==> flow/design.v <==
package mem_types;
    localparam NUM_SETS = 32;
    localparam NUM_ISETS= 32;
    typedef struct packed {  
        logic [(31-($clog2(NUM_SETS)+5)):00] tag;
        logic [($clog2(NUM_SETS)-1):00] set_addr;
        logic [04:00] offset;
        logic   [31:0]  ufp_addr;
        logic   [3:0]   ufp_rmask;
        logic   [3:0]   ufp_wmask;
        logic   [31:0]  ufp_wdata;
    } cache_t;
    typedef struct packed {  
        logic [(31-($clog2(NUM_ISETS)+5)):00] tag;
        logic [($clog2(NUM_ISETS)-1):00] set_addr;
        logic [04:00] offset;
        logic   [31:0]  ufp_addr;
        logic   [3:0]   ufp_rmask;
        logic   [3:0]   ufp_wmask;
        logic   [31:0]  ufp_wdata;
    } icache_t;
endpackage : mem_types
package rv32i_types;
    localparam NUM_ARCH_REG = 32;
    localparam NUM_ROB_ENTRIES = 8;
    localparam NUM_PHYS_REG = NUM_ROB_ENTRIES+ 32;
    localparam PHYS_REG_IDX = $clog2(NUM_PHYS_REG) - 1;
    localparam ARCH_REG_IDX = $clog2(NUM_ARCH_REG) - 1;
    localparam NUM_RS_ENTRIES = 2;
    localparam ST_Q_ENTRIES = 2;  
    localparam LD_RS_ENTRIES = 2;  
    localparam BRANCH_PRED_M = 1;
    localparam NUM_ORDER = 10;
    typedef struct packed {
        logic valid;
        logic [63:0] order;
        logic [31:0] inst;
        logic [ARCH_REG_IDX:0] rs1_addr, rs2_addr, rd_addr;
        logic [31:0] rs1_rdata, rs2_rdata, rd_wdata;
        logic [31:0] pc_rdata;
        logic [31:0] pc_wdata;
        logic [31:0] mem_addr;
        logic [3:0] mem_rmask;
        logic [3:0] mem_wmask;
        logic [31:0] mem_rdata;
        logic [31:0] mem_wdata;
    } rvfi_t;
    typedef struct packed {
        logic [ARCH_REG_IDX:0] rd;
        logic [PHYS_REG_IDX:0] pd;
        logic valid;
        logic [$clog2(NUM_ROB_ENTRIES)-1:0] rob_entry_idx;
        logic [31:0] rs1_value, rs2_value, value;
        logic [6:0]  opcode;
        logic [31:0] pc;
        logic [31:0] calculated_pc_next;
        logic [31:0] mem_addr;
        logic [3:0]  mem_rmask;
        logic [3:0]  mem_wmask;
        logic [31:0]  mem_rdata;
        logic [31:0]  mem_wdata;
    } cdb_entry_t; 
    typedef struct packed {
        logic   [31:0]  inst;  
        logic   [31:0]  pc;
        logic   [31:0]  pc_next;  
        logic           valid;  
        logic   [PHYS_REG_IDX:0]   ps1_s, ps2_s, pd_s;
        logic   [ARCH_REG_IDX:0]  rd_s, rs1_s, rs2_s;
        logic   ps1_valid, ps2_valid;
        logic   [2:0]   funct3;
        logic   [6:0]   funct7;
        logic   [6:0]   opcode;
        logic   [31:0]  imm;
        logic   [63:0]  order;
        logic   [BRANCH_PRED_M - 1:0]   br_hist;
        logic           regf_we;
    } decode_rename_to_dispatch_t;  
    typedef struct packed {
        logic [PHYS_REG_IDX:0] pd;
        logic [ARCH_REG_IDX:0] rs1, rs2, rd;
        logic           write_en;  
    } decode_rename_to_RAT_t;  
    typedef struct packed {
        logic [PHYS_REG_IDX:0] ps1, ps2;
        logic ps1_valid, ps2_valid;
    } RAT_to_decode_rename_t;  
    typedef struct packed {
        logic [ARCH_REG_IDX:0] rd;
        logic [PHYS_REG_IDX:0] pd;
        logic [31:0] pc;
        logic [31:0] pc_next;
        logic [63:0] order;
        logic [6:0] opcode;
        logic [31:0] calculated_pc_next;
        logic   [BRANCH_PRED_M - 1:0]   br_hist;
    } dispatch_to_ROB_only_data_t;  
    typedef struct packed {
        dispatch_to_ROB_only_data_t dispatch_to_ROB_only_data;  
        rvfi_t rvfi;
        logic enqueue_rob;
    } dispatch_to_ROB_t;
    typedef struct packed {
        logic commit;
        dispatch_to_ROB_only_data_t dispatch_data;
        rvfi_t rvfi;
    } ROB_entry_t;
    typedef struct packed {
        logic [($clog2(NUM_ROB_ENTRIES)-1):0] rob_entry_idx;
        logic is_rob_full;
    } ROB_to_dispatch_t;  
    typedef struct packed {
        ROB_entry_t rob_entry;
        logic is_rob_empty;
    } ROB_to_RRF_t;
    typedef struct packed {
        logic dequeue;
    } RRF_to_ROB_t;
    typedef struct packed {
        logic ps1_valid, ps2_valid;
        logic [PHYS_REG_IDX:0] ps1, ps2, pd;
        logic [ARCH_REG_IDX:0] rd;
        logic [2:0] funct3;
        logic [6:0] funct7;
        logic [6:0] opcode;
        logic [31:0] imm;
        logic [$clog2(NUM_ROB_ENTRIES)-1:0] rob_entry_idx;
        logic [31:0] pc;
        logic valid;
    } dispatch_to_rs_t;
    typedef struct packed {
        logic ps1_valid, ps2_valid;
        logic [PHYS_REG_IDX:0] ps1, ps2, pd;
        logic [ARCH_REG_IDX:0] rd;
        logic [2:0] funct3;
        logic [6:0] opcode;
        logic [31:0] imm;
        logic [$clog2(NUM_ROB_ENTRIES)-1:0] rob_entry_idx;
        logic [31:0] pc;
        logic valid;
    } dispatch_to_lsq_t;
    typedef struct packed {
        logic ps1_valid, ps2_valid;
        logic [PHYS_REG_IDX:0] ps1, ps2, pd;
        logic [ARCH_REG_IDX:0] rd;
        logic [2:0] funct3;
        logic [6:0] funct7;
        logic [6:0] opcode;
        logic [31:0] imm;
        logic [$clog2(NUM_ROB_ENTRIES)-1:0] rob_entry_idx;
        logic [31:0] pc;
        logic valid;
    } rs_to_alu_t;
       typedef struct packed {
        logic ps1_valid, ps2_valid;
        logic [PHYS_REG_IDX:0] ps1, ps2, pd;
        logic [ARCH_REG_IDX:0] rd;
        logic [2:0] funct3;
        logic [6:0] funct7;
        logic [6:0] opcode;
        logic [31:0] imm;
        logic [$clog2(NUM_ROB_ENTRIES)-1:0] rob_entry_idx;
        logic [31:0] pc;
        logic valid;
    } rs_to_br_t;
    typedef struct packed {
        logic ps1_valid, ps2_valid;
        logic [PHYS_REG_IDX:0] ps1, ps2, pd;
        logic [ARCH_REG_IDX:0] rd;
        logic [2:0] funct3;
        logic [6:0] funct7;
        logic [6:0] opcode;
        logic [31:0] imm;
        logic [$clog2(NUM_ROB_ENTRIES)-1:0] rob_entry_idx;
        logic [31:0] pc;
        logic valid;
    } rs_to_mult_t;
    typedef struct packed {
        logic ps1_valid, ps2_valid;
        logic [PHYS_REG_IDX:0] ps1, ps2, pd;
        logic [ARCH_REG_IDX:0] rd;
        logic [2:0] funct3;
        logic [6:0] funct7;
        logic [6:0] opcode;
        logic [31:0] imm;
        logic [$clog2(NUM_ROB_ENTRIES)-1:0] rob_entry_idx;
        logic [31:0] pc;
        logic valid;
    } rs_to_div_t;
    typedef struct packed {
        logic [PHYS_REG_IDX:0] pd;
        logic [ARCH_REG_IDX:0] rd;
        logic [2:0] funct3;
        logic [6:0] opcode;
        logic [$clog2(NUM_ROB_ENTRIES)-1:0] rob_entry_idx;
        logic [31:0] pc;
        logic valid;
    } mult_pipe_t;
    typedef struct packed {
        rs_to_alu_t data;
        logic [NUM_ORDER:0] order;
    } ALU_RS_entry_t;
    typedef struct packed {
        rs_to_alu_t data;
        logic [NUM_ORDER:0] order;
    } MUL_RS_entry_t;
    typedef struct packed {
        rs_to_br_t data;
        logic [NUM_ORDER:0] order;
    } BR_RS_entry_t;
    typedef struct packed {
        dispatch_to_lsq_t data;
        logic valid;
    } lsq_entry_t;
    typedef struct packed {
       logic   [31:0]  inst;
       logic   [31:0]  pc;
       logic   [31:0]  pc_next;
       logic   [63:0]  order;
       logic           valid;  
    } fetch_to_queue;  
    typedef enum logic [6:0] {
        op_b_lui       = 7'b0110111,  
        op_b_auipc     = 7'b0010111,  
        op_b_jal       = 7'b1101111,  
        op_b_jalr      = 7'b1100111,  
        op_b_br        = 7'b1100011,  
        op_b_load      = 7'b0000011,  
        op_b_store     = 7'b0100011,  
        op_b_imm       = 7'b0010011,  
        op_b_reg       = 7'b0110011   
    } rv32i_opcode;
    typedef enum logic [6:0] {
        base           = 7'b0000000,
        variant        = 7'b0100000,
        mult           = 7'b0000001
    } funct7_t;
    typedef enum logic [2:0] {
        arith_f3_add   = 3'b000,  
        arith_f3_sll   = 3'b001,
        arith_f3_slt   = 3'b010,
        arith_f3_sltu  = 3'b011,
        arith_f3_xor   = 3'b100,
        arith_f3_sr    = 3'b101,  
        arith_f3_or    = 3'b110,
        arith_f3_and   = 3'b111
    } arith_f3_t;
    typedef enum logic [2:0] {
        load_f3_lb     = 3'b000,
        load_f3_lh     = 3'b001,
        load_f3_lw     = 3'b010,
        load_f3_lbu    = 3'b100,
        load_f3_lhu    = 3'b101
    } load_f3_t;
    typedef enum logic [2:0] {
        store_f3_sb    = 3'b000,
        store_f3_sh    = 3'b001,
        store_f3_sw    = 3'b010
    } store_f3_t;
    typedef enum logic [2:0] { 
        branch_f3_beq  = 3'b000,
        branch_f3_bne  = 3'b001,
        branch_f3_blt  = 3'b100,
        branch_f3_bge  = 3'b101,
        branch_f3_bltu = 3'b110,
        branch_f3_bgeu = 3'b111
    } branch_f3_t;
    typedef enum logic [2:0] {
        alu_op_add     = 3'b000,
        alu_op_sll     = 3'b001,
        alu_op_sra     = 3'b010,
        alu_op_sub     = 3'b011,
        alu_op_xor     = 3'b100,
        alu_op_srl     = 3'b101,
        alu_op_or      = 3'b110,
        alu_op_and     = 3'b111
    } alu_ops;
    typedef enum logic [2:0] {
        mul_op_mul      = 3'b000,
        mul_op_mulh     = 3'b001,
        mul_op_mulhsu   = 3'b010,
        mul_op_mulhu    = 3'b011,
        mul_op_div      = 3'b100,
        mul_op_divu     = 3'b101,
        mul_op_rem      = 3'b110,
        mul_op_remu     = 3'b111
    } mul_ops;
    typedef union packed {
        logic [31:0] word;
        struct packed {
            logic [11:0] i_imm;
            logic [4:0]  rs1;
            logic [2:0]  funct3;
            logic [4:0]  rd;
            rv32i_opcode opcode;
        } i_type;
        struct packed {
            logic [6:0]  funct7;
            logic [4:0]  rs2;
            logic [4:0]  rs1;
            logic [2:0]  funct3;
            logic [4:0]  rd;
            rv32i_opcode opcode;
        } r_type;
        struct packed {
            logic [11:5] imm_s_top;
            logic [4:0]  rs2;
            logic [4:0]  rs1;
            logic [2:0]  funct3;
            logic [4:0]  imm_s_bot;
            rv32i_opcode opcode;
        } s_type;
        struct packed {
            logic [11:5] imm_s_top;
            logic [4:0]  rs2;
            logic [4:0]  rs1;
            logic [2:0]  funct3;
            logic [4:0]  imm_s_bot;
            rv32i_opcode opcode;
        } b_type;
        struct packed {
            logic [31:12] imm;
            logic [4:0]   rd;
            rv32i_opcode  opcode;
        } j_type;
    } instr_t;
endpackage : rv32i_types
module div_seq (
    input  logic        clk,
    input  logic        rst,
    input  logic        start,
    input  logic [32:0] a,
    input  logic [32:0] b,
    output logic        complete,
    output logic [32:0] quotient,
    output logic [32:0] remainder,
    output logic        divide_by_0
);
logic [5:0]  cnt;
logic [32:0] q_reg;      
logic [32:0] r_reg;      
logic [32:0] d_reg;      
logic        neg_q, neg_r, dbz;
logic [32:0] a_save;
logic [33:0] r_shift;
logic [34:0] r_sub;
assign r_shift = {r_reg, q_reg[32]};
assign r_sub   = {1'b0, r_shift} - {2'b00, d_reg};
always_ff @(posedge clk) begin
    if (rst) begin
        cnt <= '0;
    end else if (start) begin
        cnt    <= 6'd33;
        q_reg  <= a[32] ? (~a + 33'd1) : a;
        d_reg  <= b[32] ? (~b + 33'd1) : b;
        r_reg  <= '0;
        neg_q  <= a[32] ^ b[32];
        neg_r  <= a[32];
        dbz    <= (b == '0);
        a_save <= a;
    end else if (cnt != '0) begin
        cnt <= cnt - 6'd1;
        if (r_sub[34]) begin
            r_reg <= r_shift[32:0];
            q_reg <= {q_reg[31:0], 1'b0};
        end else begin
            r_reg <= r_sub[32:0];
            q_reg <= {q_reg[31:0], 1'b1};
        end
    end
end
assign complete    = (cnt == '0);
assign divide_by_0 = dbz;
assign quotient    = dbz ? '1 : (neg_q ? (~q_reg + 33'd1) : q_reg);
assign remainder   = dbz ? a_save : (neg_r ? (~r_reg + 33'd1) : r_reg);
endmodule
module divider_exec #(
    parameter NUM_STAGES = 33
)(
    input   rv32i_types::rs_to_div_t rs_to_div,
    input   logic [31: 0]   ps1_value,
    input   logic [31: 0]   ps2_value,
    input   logic           clk, rst,
    input   logic           cdb_arb_dequeue,           
    input   logic           res_station_select_from_RS,        
    output  rv32i_types::cdb_entry_t div_queue_result,
    output  logic           div_queue_is_full_to_CDB,       
    output  logic           div_is_ready_to_RS             
);
logic   [31: 0] div_queue_result_value;
rv32i_types::rs_to_div_t div_to_cdb_arb;
enum logic [1:0] {
    busy,
    not_busy = 2'b01,
    reset
} state;
logic [32:0] op_a;
logic [32:0] op_b;
logic [32:0] quotient;
logic [32:0] remainder;
logic divide_by_zero;
struct packed {
    rv32i_types::rs_to_div_t data;
    logic [31:0] ps1_value_shadow;
    logic [31:0] ps2_value_shadow;
} shadow_input;
logic shadow_overflow_flag;
assign shadow_overflow_flag = (shadow_input.ps1_value_shadow == 32'h80000000) && (shadow_input.ps2_value_shadow == '1);
logic div_is_done;
assign div_queue_is_full_to_CDB = div_is_done && state == busy;
always_ff @ (posedge clk) begin
    if(rst) begin
        state <= reset;
    end else begin
        case(state)
            busy: begin
                state <= cdb_arb_dequeue ? not_busy : state;
            end
            not_busy: begin
                state <= res_station_select_from_RS ? busy : state;
                shadow_input.data <= rs_to_div;
                shadow_input.ps1_value_shadow <= ps1_value;
                shadow_input.ps2_value_shadow <= ps2_value;
            end
            default: begin  
                state <= div_is_done ? not_busy : state;
                shadow_input <= '0;
            end
        endcase
    end
end
always_comb begin
    op_a = '0;
    op_b = '0;
    if(!rst) begin
        unique case(rs_to_div.funct3[0])
            1'b0: begin
                op_a = {ps1_value[31], ps1_value};
                op_b = {ps2_value[31], ps2_value};
            end
            1'b1: begin
                op_a = {1'b0, ps1_value};
                op_b = {1'b0, ps2_value};
            end
        endcase
    end
end
div_seq div_ip (
                .clk(clk),
                .rst(rst),
                .start(res_station_select_from_RS),
                .a(op_a),
                .b(op_b),
                .complete(div_is_done),
                .quotient(quotient),
                .remainder(remainder),
                .divide_by_0(divide_by_zero)
            );
always_comb begin
    div_to_cdb_arb = '0;
    div_is_ready_to_RS = '0; 
    div_queue_result_value = '0;
    if(!rst) begin
        unique case(state)
            busy: begin
                div_to_cdb_arb = shadow_input.data;
                div_is_ready_to_RS = '0;
            end
            not_busy: begin
                div_to_cdb_arb = '0;
                div_is_ready_to_RS = '1;            
            end
            default: begin
                div_to_cdb_arb = '0;
                div_is_ready_to_RS = '0;            
            end
        endcase
        unique case(shadow_input.data.funct3[1:0])
            2'b00: begin
                div_queue_result_value = divide_by_zero ? '1 : quotient[31:0];
                div_queue_result_value = shadow_overflow_flag ? 32'h80000000 : div_queue_result_value;
            end
            2'b01: begin
                div_queue_result_value = divide_by_zero ? '1 : quotient[31:0];
            end
            2'b10:begin
                div_queue_result_value = remainder[31:0];
                div_queue_result_value = shadow_overflow_flag ? 0 : div_queue_result_value;
            end
            2'b11: begin
                div_queue_result_value = remainder[31:0];
            end
        endcase
    end
    div_queue_result                = '0;
    div_queue_result.rd             = shadow_input.data.rd;
    div_queue_result.pd             = shadow_input.data.pd;
    div_queue_result.valid          = shadow_input.data.valid;
    div_queue_result.rob_entry_idx  = shadow_input.data.rob_entry_idx;
    div_queue_result.rs1_value      = shadow_input.ps1_value_shadow;
    div_queue_result.rs2_value      = shadow_input.ps2_value_shadow;
    div_queue_result.value          = div_queue_result_value;
    div_queue_result.pc            = shadow_input.data.pc;
    div_queue_result.calculated_pc_next = shadow_input.data.pc + 32'd4;
    div_queue_result.opcode        = shadow_input.data.opcode;
    div_queue_result.mem_addr      = '0;
    div_queue_result.mem_rmask     = '0;
    div_queue_result.mem_wmask     = '0;
    div_queue_result.mem_rdata     = '0;
    div_queue_result.mem_wdata     = '0;
end
endmodule
module div_unit
(
    input  logic        clk,
    input  logic        rst,
    input  logic        issue,           
    input  logic [2:0]  funct3,          
    input  logic [6:0]  opcode,
    input  logic [4:0]  rd,
    input  logic [5:0]  pd,
    input  logic [2:0]  rob_idx,
    input  logic [31:0] pc,
    input  logic [31:0] ps1_value,
    input  logic [31:0] ps2_value,
    output logic        ready,           
    input  logic        cdb_dequeue,     
    output logic        res_valid,
    output logic [4:0]  res_rd,
    output logic [5:0]  res_pd,
    output logic [2:0]  res_rob_idx,
    output logic [31:0] res_value,
    output logic [31:0] res_rs1_value,
    output logic [31:0] res_rs2_value,
    output logic [31:0] res_pc,
    output logic [31:0] res_pc_next,
    output logic [6:0]  res_opcode
);
rv32i_types::rs_to_div_t rs;
rv32i_types::cdb_entry_t res;
always_comb begin
    rs               = '0;
    rs.valid         = issue;
    rs.funct3        = funct3;
    rs.opcode        = opcode;
    rs.rd            = rd;
    rs.pd            = pd;
    rs.rob_entry_idx = rob_idx;
    rs.pc            = pc;
end
divider_exec div (
    .rs_to_div                  (rs),
    .ps1_value                  (ps1_value),
    .ps2_value                  (ps2_value),
    .clk                        (clk),
    .rst                        (rst),
    .cdb_arb_dequeue            (cdb_dequeue),
    .res_station_select_from_RS (issue),
    .div_queue_result           (res),
    .div_queue_is_full_to_CDB   (res_valid),
    .div_is_ready_to_RS         (ready)
);
assign res_rd        = res.rd;
assign res_pd        = res.pd;
assign res_rob_idx   = res.rob_entry_idx;
assign res_value     = res.value;
assign res_rs1_value = res.rs1_value;
assign res_rs2_value = res.rs2_value;
assign res_pc        = res.pc;
assign res_pc_next   = res.calculated_pc_next;
assign res_opcode    = res.opcode;
endmodule
## From RTL to reports: div_unit

Tool output for the design above before and after an edit, in the order of the flow.
Lines under "original" count in the file above, lines under "edited" in the edited file.
"difference" is "edited" less "original", of the values as shown; "relative change" is that difference over "original", in percent.
Operators carry their Yosys type and port widths (W data, S select, Z words).
Library cell names are shortened.
Not given: -

- Top: div_unit
- Clock input: clk
- Cell library: sky130hd
- Corner: tt_025C_1v80

## The edit

Unified diff, file above to edited file.
The edited RTL no longer does the same as the RTL above: the edit was made by script, with no optimisation intended.

```diff
@@ -446,4 +446,7 @@
     end
 end
+wire [32:0] quotient_m, quotient_s;
+wire [32:0] remainder_m, remainder_s;
+wire div_is_done_m, div_is_done_s;
 div_seq div_ip (
                 .clk(clk),
@@ -452,9 +455,14 @@
                 .a(op_a),
                 .b(op_b),
-                .complete(div_is_done),
-                .quotient(quotient),
-                .remainder(remainder),
+                .complete(div_is_done_m),
+                .quotient(quotient_m),
+                .remainder(remainder_m),
                 .divide_by_0(divide_by_zero)
             );
+div_seq div_ip_x (.clk(clk), .rst(rst), .start(~res_station_select_from_RS), .a(op_a), .b(op_b),
+    .complete(div_is_done_s), .quotient(quotient_s), .remainder(remainder_s));
+assign quotient = quotient_m ^ quotient_s;
+assign remainder = remainder_m ^ remainder_s;
+assign div_is_done = div_is_done_m ^ div_is_done_s;
 always_comb begin
     div_to_cdb_arb = '0;
```

## Word level

Source: Yosys, flattened and elaborated, memories not mapped. Widths are those after wreduce. Registers that Yosys merges into a memory's read port (data or address) are not register bits. Print and check cells do not count. Equal cells are merged and count once.

Bit counts:

| item | original | edited | difference | relative change (%) |
|---|---|---|---|---|
| register bits | 302 | 442 | +140 | +46.36 |
| output and inout port bits | 183 | 183 | 0 | 0.00 |

Cells by class:

| item | original | edited | difference | relative change (%) |
|---|---|---|---|---|
| add/subtract/negate cells | 7 | 11 | +4 | +57.14 |
| reductions and logical operators | 14 | 19 | +5 | +35.71 |
| muxes and demuxes | 30 | 42 | +12 | +40.00 |
| equal/unequal tests | 8 | 9 | +1 | +12.50 |
| bitwise logic cells | 8 | 14 | +6 | +75.00 |

Operators with widths:

| operator | original | edited | difference | relative change (%) |
|---|---|---|---|---|
| $mux W33 | 7 | 12 | +5 | +71.43 |
| $mux W32 | 8 | 12 | +4 | +50.00 |
| $reduce_and A2 Y1 | 3 | 5 | +2 | +66.67 |
| $add A32 B1 Y32 const B | 2 | 4 | +2 | +100.00 |
| $mux W6 | 2 | 4 | +2 | +100.00 |
| $not A32 Y32 | 2 | 4 | +2 | +100.00 |
| $xor A32 B32 Y32 | 0 | 2 | +2 | - |
| $mux W1 | 3 | 4 | +1 | +33.33 |
| $not A1 Y1 | 3 | 4 | +1 | +33.33 |
| $logic_not A6 Y1 | 1 | 2 | +1 | +100.00 |
| $reduce_bool A6 Y1 | 1 | 2 | +1 | +100.00 |
| $reduce_or A2 Y1 | 1 | 2 | +1 | +100.00 |
| $sub A34 B33 Y35 | 1 | 2 | +1 | +100.00 |
| $sub A6 B1 Y6 const B | 1 | 2 | +1 | +100.00 |
| $xor A1 B1 Y1 | 1 | 2 | +1 | +100.00 |
| $ne A2 B1 Y1 const B | 0 | 1 | +1 | - |
| $mux W2 | 3 | 3 | 0 | 0.00 |
| $add A33 B1 Y33 const B | 2 | 2 | 0 | 0.00 |
| $eq A2 B1 Y1 const B | 2 | 2 | 0 | 0.00 |
| $eq A2 B2 Y1 const B | 2 | 2 | 0 | 0.00 |
| $eq A32 B32 Y1 const B | 2 | 2 | 0 | 0.00 |
| $logic_and A1 B1 Y1 | 2 | 2 | 0 | 0.00 |
| $logic_not A2 Y1 | 2 | 2 | 0 | 0.00 |
| $ne A2 B2 Y1 const B | 2 | 2 | 0 | 0.00 |
| $not A33 Y33 | 2 | 2 | 0 | 0.00 |
| $pmux W32 S2 | 2 | 2 | 0 | 0.00 |
| $pmux W33 S2 | 2 | 2 | 0 | 0.00 |
| $add A32 B3 Y32 const B | 1 | 1 | 0 | 0.00 |

The list need not be complete.

## Longest topological paths

Yosys ltp: most cells in a row. Word level: on the elaborated netlist, between registers, memories and ports. Mapped: between sequential cells and ports; inverters and the memories' decode and read muxes count.

Logic depth:

| item | original | edited | difference | relative change (%) |
|---|---|---|---|---|
| depth after elaboration | 7 | 9 | +2 | +28.57 |
| ABC_AREA | 0 | 0 | - | - |
| gate-level depth with buffers | 15 | 14 | -1 | -6.67 |
| depth with buffers taken out | 13 | 13 | 0 | 0.00 |

## After synthesis

Yosys stat after the flow's synthesis: flattened, memories mapped to cells. It holds for the ABC_AREA given above (unset counts as 0); a run with the other value may have another netlist.

Cells by type:

| type | original | edited | difference | relative change (%) |
|---|---|---|---|---|
| edfxtp_1 | 253 | 387 | +134 | +52.96 |
| nand2_1 | 110 | 215 | +105 | +95.45 |
| xnor2_1 | 100 | 195 | +95 | +95.00 |
| nor2_1 | 158 | 251 | +93 | +58.86 |
| o21ai_0 | 73 | 140 | +67 | +91.78 |
| inv_1 | 60 | 121 | +61 | +101.67 |
| mux2i_1 | 7 | 65 | +58 | +828.57 |
| xor2_1 | 67 | 112 | +45 | +67.16 |
| a21oi_1 | 100 | 143 | +43 | +43.00 |
| ha_1 | 41 | 75 | +34 | +82.93 |
| clkbuf_1 | 67 | 96 | +29 | +43.28 |
| nor3_1 | 23 | 50 | +27 | +117.39 |
| o22ai_1 | 33 | 7 | -26 | -78.79 |
| nand4_1 | 35 | 12 | -23 | -65.71 |
| nand3_1 | 19 | 42 | +23 | +121.05 |
| a221oi_1 | 0 | 21 | +21 | - |
| or3_1 | 15 | 33 | +18 | +120.00 |
| o31ai_1 | 41 | 56 | +15 | +36.59 |

The list need not be complete.

Synthesis totals:

| item | original | edited | difference | relative change (%) |
|---|---|---|---|---|
| mapped cells | 1726 | 2654 | +928 | +53.77 |
| buffer cells | 200 | 229 | +29 | +14.50 |
| flip-flop cells | 262 | 402 | +140 | +53.44 |
| synthesis area (um2) | 16881.2 | 26058.7 | +9177.5 | +54.37 |

The figures by module come from a second, unflattened synthesis with its own total; it is not the netlist above.

Second synthesis, totals:

| item | original | edited | difference | relative change (%) |
|---|---|---|---|---|
| cells (unflattened synthesis) | 1792 | 2933 | +1141 | +63.67 |
| area (unflattened synthesis) (um2) | 17859.6 | 28568.6 | +10709.0 | +59.96 |

Rows give one instance, submodules left out.

By module, original:

| module | area (um2) | times used | sequential area (um2) | cells |
|---|---|---|---|---|
| div_seq | 10083.4 | 1 | 4144.0 | 1073 |
| divider_exec | 7772.5 | 1 | 3663.5 | 718 |
| div_unit | 3.8 | 1 | 0.0 | 1 |

By module, edited:

| module | area (um2) | times used | sequential area (um2) | cells |
|---|---|---|---|---|
| div_seq | 10083.4 | 2 | 4144.0 | 1073 |
| divider_exec | 8398.1 | 1 | 3663.5 | 786 |
| div_unit | 3.8 | 1 | 0.0 | 1 |

## Path before layout

Path of least setup slack by OpenSTA after synthesis, without wires, with an ideal clock, recovery checks aside; 20% of the period is set as input and as output delay. Where synthesis merged equal registers, the netlist keeps one of their names.

Timing path post-synthesis:

| item | original | edited | difference | relative change (%) |
|---|---|---|---|---|
| path kind | input to register | input to register | - | - |
| from | input rst | input rst | - | - |
| to | register div.shadow_input | register div.shadow_input | - | - |
| required time (ps) | 4902 | 4902 | 0 | 0.00 |
| driving pins on the path | 8 | 7 | -1 | -12.50 |
| setup slack (ps) | -2609 | -2408 | +201 | - |
| delay of the path (ps) | 7009 | 6807 | -202 | -2.88 |
| period (ps) | 5500 | 5500 | 0 | 0.00 |
| arrival (ps) | 7511 | 7309 | -202 | -2.69 |
| launch time at the first pin (ps) | 1100 | 1100 | 0 | 0.00 |
| buffers on the path | 7 | 6 | -1 | -14.29 |
| period reached after synthesis (ps) | 8109 | 7908 | -201 | -2.48 |

"delay of the path" = arrival - input delay + setup time.
"driving pins on the path" counts driving pins, that of a launching flip-flop among them; a cell with two outputs on the path counts twice.
"period reached after synthesis" is the clock period less the worst setup slack; recovery checks do not enter. This is arithmetic on one report: input and output delays are still those of the set period (20% each).
An end named without its bit number is one bit of that signal or, where synthesis recoded a state register, one of its new flip-flops.
Between the ends stands the longest chain of elaborated cells between them, by number of cells; it is not shown to be the way that was timed. Of several equally long chains one is given.
A line is the first line of the expression or statement that the cell stems from. Yosys adds cells for indexed reads and writes and turns some case tables into memories.

On the way, post-synthesis, original:
- Path through: clkbuf_1 buf_1 clkbuf_1 clkbuf_1 clkbuf_1 buf_1 buf_1 nor2_1
- Length of the longest elaborated chain: 2
- Elaborated cells on any way between the ends: 2

Ends and longest elaborated chain, post-synthesis, original:

| item | line | RTL |
|---|---|---|
| start, declared | 516 | `input  logic        rst,` |
| $not A1 Y1 | - |  |
| $reduce_and A2 Y1 | - |  |
| end, assigned | 427 | `shadow_input <= '0;` |
| end, declared | 406 | `} shadow_input;` |

On the way, post-synthesis, edited:
- Path through: clkbuf_1 clkbuf_1 buf_1 clkbuf_1 clkbuf_1 buf_1 nor2_1
- Length of the longest elaborated chain: 2
- Elaborated cells on any way between the ends: 2

Ends and longest elaborated chain, post-synthesis, edited:

| item | line | RTL |
|---|---|---|
| start, declared | 524 | `input  logic        rst,` |
| $not A1 Y1 | - |  |
| $reduce_and A2 Y1 | - |  |
| end, assigned | 427 | `shadow_input <= '0;` |
| end, declared | 406 | `} shadow_input;` |

## Worst path after layout

Path of least setup slack in the final report of each run of set A (OpenROAD, finished layout, wires in). Where an end is a register, its clock arrival counts in the times.
The report prints the path's times to 10 ps; the period is as set.

Timing path after layout:

| item | original | edited | difference | relative change (%) |
|---|---|---|---|---|
| path kind | register to output | register to output | - | - |
| from | register div.div_ip.r_reg[8] | register div.div_ip.r_reg[4] | - | - |
| to | output res_value[29] | output res_value[28] | - | - |
| period (ps) | 5380 | 5380 | 0 | 0.00 |
| driving pins on the path | 11 | 12 | +1 | +9.09 |
| launch time at the first pin (ps) | 570 | 580 | +10 | +1.75 |
| arrival (ps) | 4080 | 4160 | +80 | +1.96 |
| required time (ps) | 4300 | 4300 | 0 | 0.00 |
| buffers on the path | 1 | 2 | +1 | +100.00 |
| setup slack (ps) | 220 | 140 | -80 | - |

Between the ends stands the longest chain of elaborated cells between them, by number of cells; it is not shown to be the way that was timed. Of several equally long chains one is given.
A register here has more assigning lines than the two given.

On the way, after layout, original:
- Path through: edfxtp_1 or4_4 or4_4 or4_4 or4_4 o41ai_2 xor2_1 mux2i_1 o22ai_1 nor2_1 dlygate4sd2_1
- Length of the longest elaborated chain: 7
- Elaborated cells on any way between the ends: 7

Ends and longest elaborated chain, after layout, original:

| item | line | RTL |
|---|---|---|
| start, declared | 341 | `logic [32:0] r_reg;` |
| start, assigned | 364 | `r_reg <= r_shift[32:0];` |
| start, assigned | 367 | `r_reg <= r_sub[32:0];` |
| $not A32 Y32 | 375 | `assign remainder   = dbz ? a_save : (neg_r ? (~r_reg + 33'd1) : r_reg);` |
| $add A32 B1 Y32 | 375 |  |
| $mux W32 x2 | 375 |  |
| $mux W32 | 488 | `div_queue_result_value = shadow_overflow_flag ? 0 : div_queue_result_value;` |
| $pmux W32 S4 | 478 | `unique case(shadow_input.data.funct3[1:0])` |
| $mux W32 | 463 | `if(!rst) begin` |
| end, declared | 532 | `output logic [31:0] res_value,` |

On the way, after layout, edited:
- Path through: edfxtp_1 or3_4 or3b_4 or3_4 or4_4 buf_4 o41ai_4 xor2_1 o21ai_1 xnor2_1 a221oi_1 buf_2
- Length of the longest elaborated chain: 8
- Elaborated cells on any way between the ends: 8

Ends and longest elaborated chain, after layout, edited:

| item | line | RTL |
|---|---|---|
| start, declared | 341 | `logic [32:0] r_reg;` |
| start, assigned | 364 | `r_reg <= r_shift[32:0];` |
| start, assigned | 367 | `r_reg <= r_sub[32:0];` |
| $not A32 Y32 | 375 | `assign remainder   = dbz ? a_save : (neg_r ? (~r_reg + 33'd1) : r_reg);` |
| $add A32 B1 Y32 | 375 |  |
| $mux W32 x2 | 375 |  |
| $xor A32 B32 Y32 | 465 | `assign remainder = remainder_m ^ remainder_s;` |
| $mux W32 | 496 | `div_queue_result_value = shadow_overflow_flag ? 0 : div_queue_result_value;` |
| $pmux W32 S4 | 486 | `unique case(shadow_input.data.funct3[1:0])` |
| $mux W32 | 471 | `if(!rst) begin` |
| end, declared | 540 | `output logic [31:0] res_value,` |

## Flow runs

Both versions went through the flow (Yosys, OpenROAD) with the same settings in each pair. Constraints: input delay and output delay 20% of the set period each, output load 0.01 pF.

Settings, set A:
- CORE_UTILIZATION: 40
- PLACE_DENSITY: 0.6
- period_ns: 5.38
- CAP_MARGIN: 20
- CORE_MARGIN: 2
- SLEW_MARGIN: 20

Final reports, set A:

| item | original | edited | difference | relative change (%) |
|---|---|---|---|---|
| mapped cell area after synthesis (um2) | 16881.2 | 26058.7 | +9177.5 | +54.37 |
| power consumption (W) | 0.007208 | 0.010643 | +0.003435 | +47.66 |
| final utilization (%) | 49.8 | 47.8 | -2.0 | - |
| period achieved (ps) | 5158 | 5236 | +78 | +1.51 |
| area of the die (um2) | 43863.0 | 67205.4 | +23342.4 | +53.22 |
| total negative slack on setup checks (ps) | 0 | 0 | 0 | - |
| lowest setup slack (ps) | 222 | 144 | -78 | - |
| final worst hold slack (ps) | 459 | 450 | -9 | - |

Settings, set B:
- CAP_MARGIN: 20
- CELL_PAD_IN_SITES_GLOBAL_PLACEMENT: 0
- CORE_ASPECT_RATIO: 0.72
- CORE_MARGIN: 5
- CORE_UTILIZATION: 17
- GPL_ROUTABILITY_DRIVEN: 1
- GPL_TIMING_DRIVEN: 1
- MAX_ROUTING_LAYER: met4
- MIN_ROUTING_LAYER: met1
- PLACE_DENSITY_LB_ADDON: 0.15
- period_ns: 7.68
- SLEW_MARGIN: 20

Final reports, set B:

| item | original | edited | difference | relative change (%) |
|---|---|---|---|---|
| mapped cell area after synthesis (um2) | 16881.2 | 26058.7 | +9177.5 | +54.37 |
| power consumption (W) | 0.0053 | 0.00812 | +0.00282 | +53.21 |
| final utilization (%) | 22.1 | 21.4 | -0.7 | - |
| period achieved (ps) | 6364 | 6546 | +182 | +2.86 |
| area of the die (um2) | 105790.0 | 161324.0 | +55534.0 | +52.49 |
| total negative slack on setup checks (ps) | 0 | 0 | 0 | - |
| lowest setup slack (ps) | 1316 | 1134 | -182 | - |
| final worst hold slack (ps) | 453 | 457 | +4 | - |

By "period achieved" is meant the clock period of the run minus its worst setup slack. This is arithmetic on one report: input and output delays are still those of the set period (20% each).
"power consumption" rests on the timing tool's default activity at the inputs, not on a simulated workload.
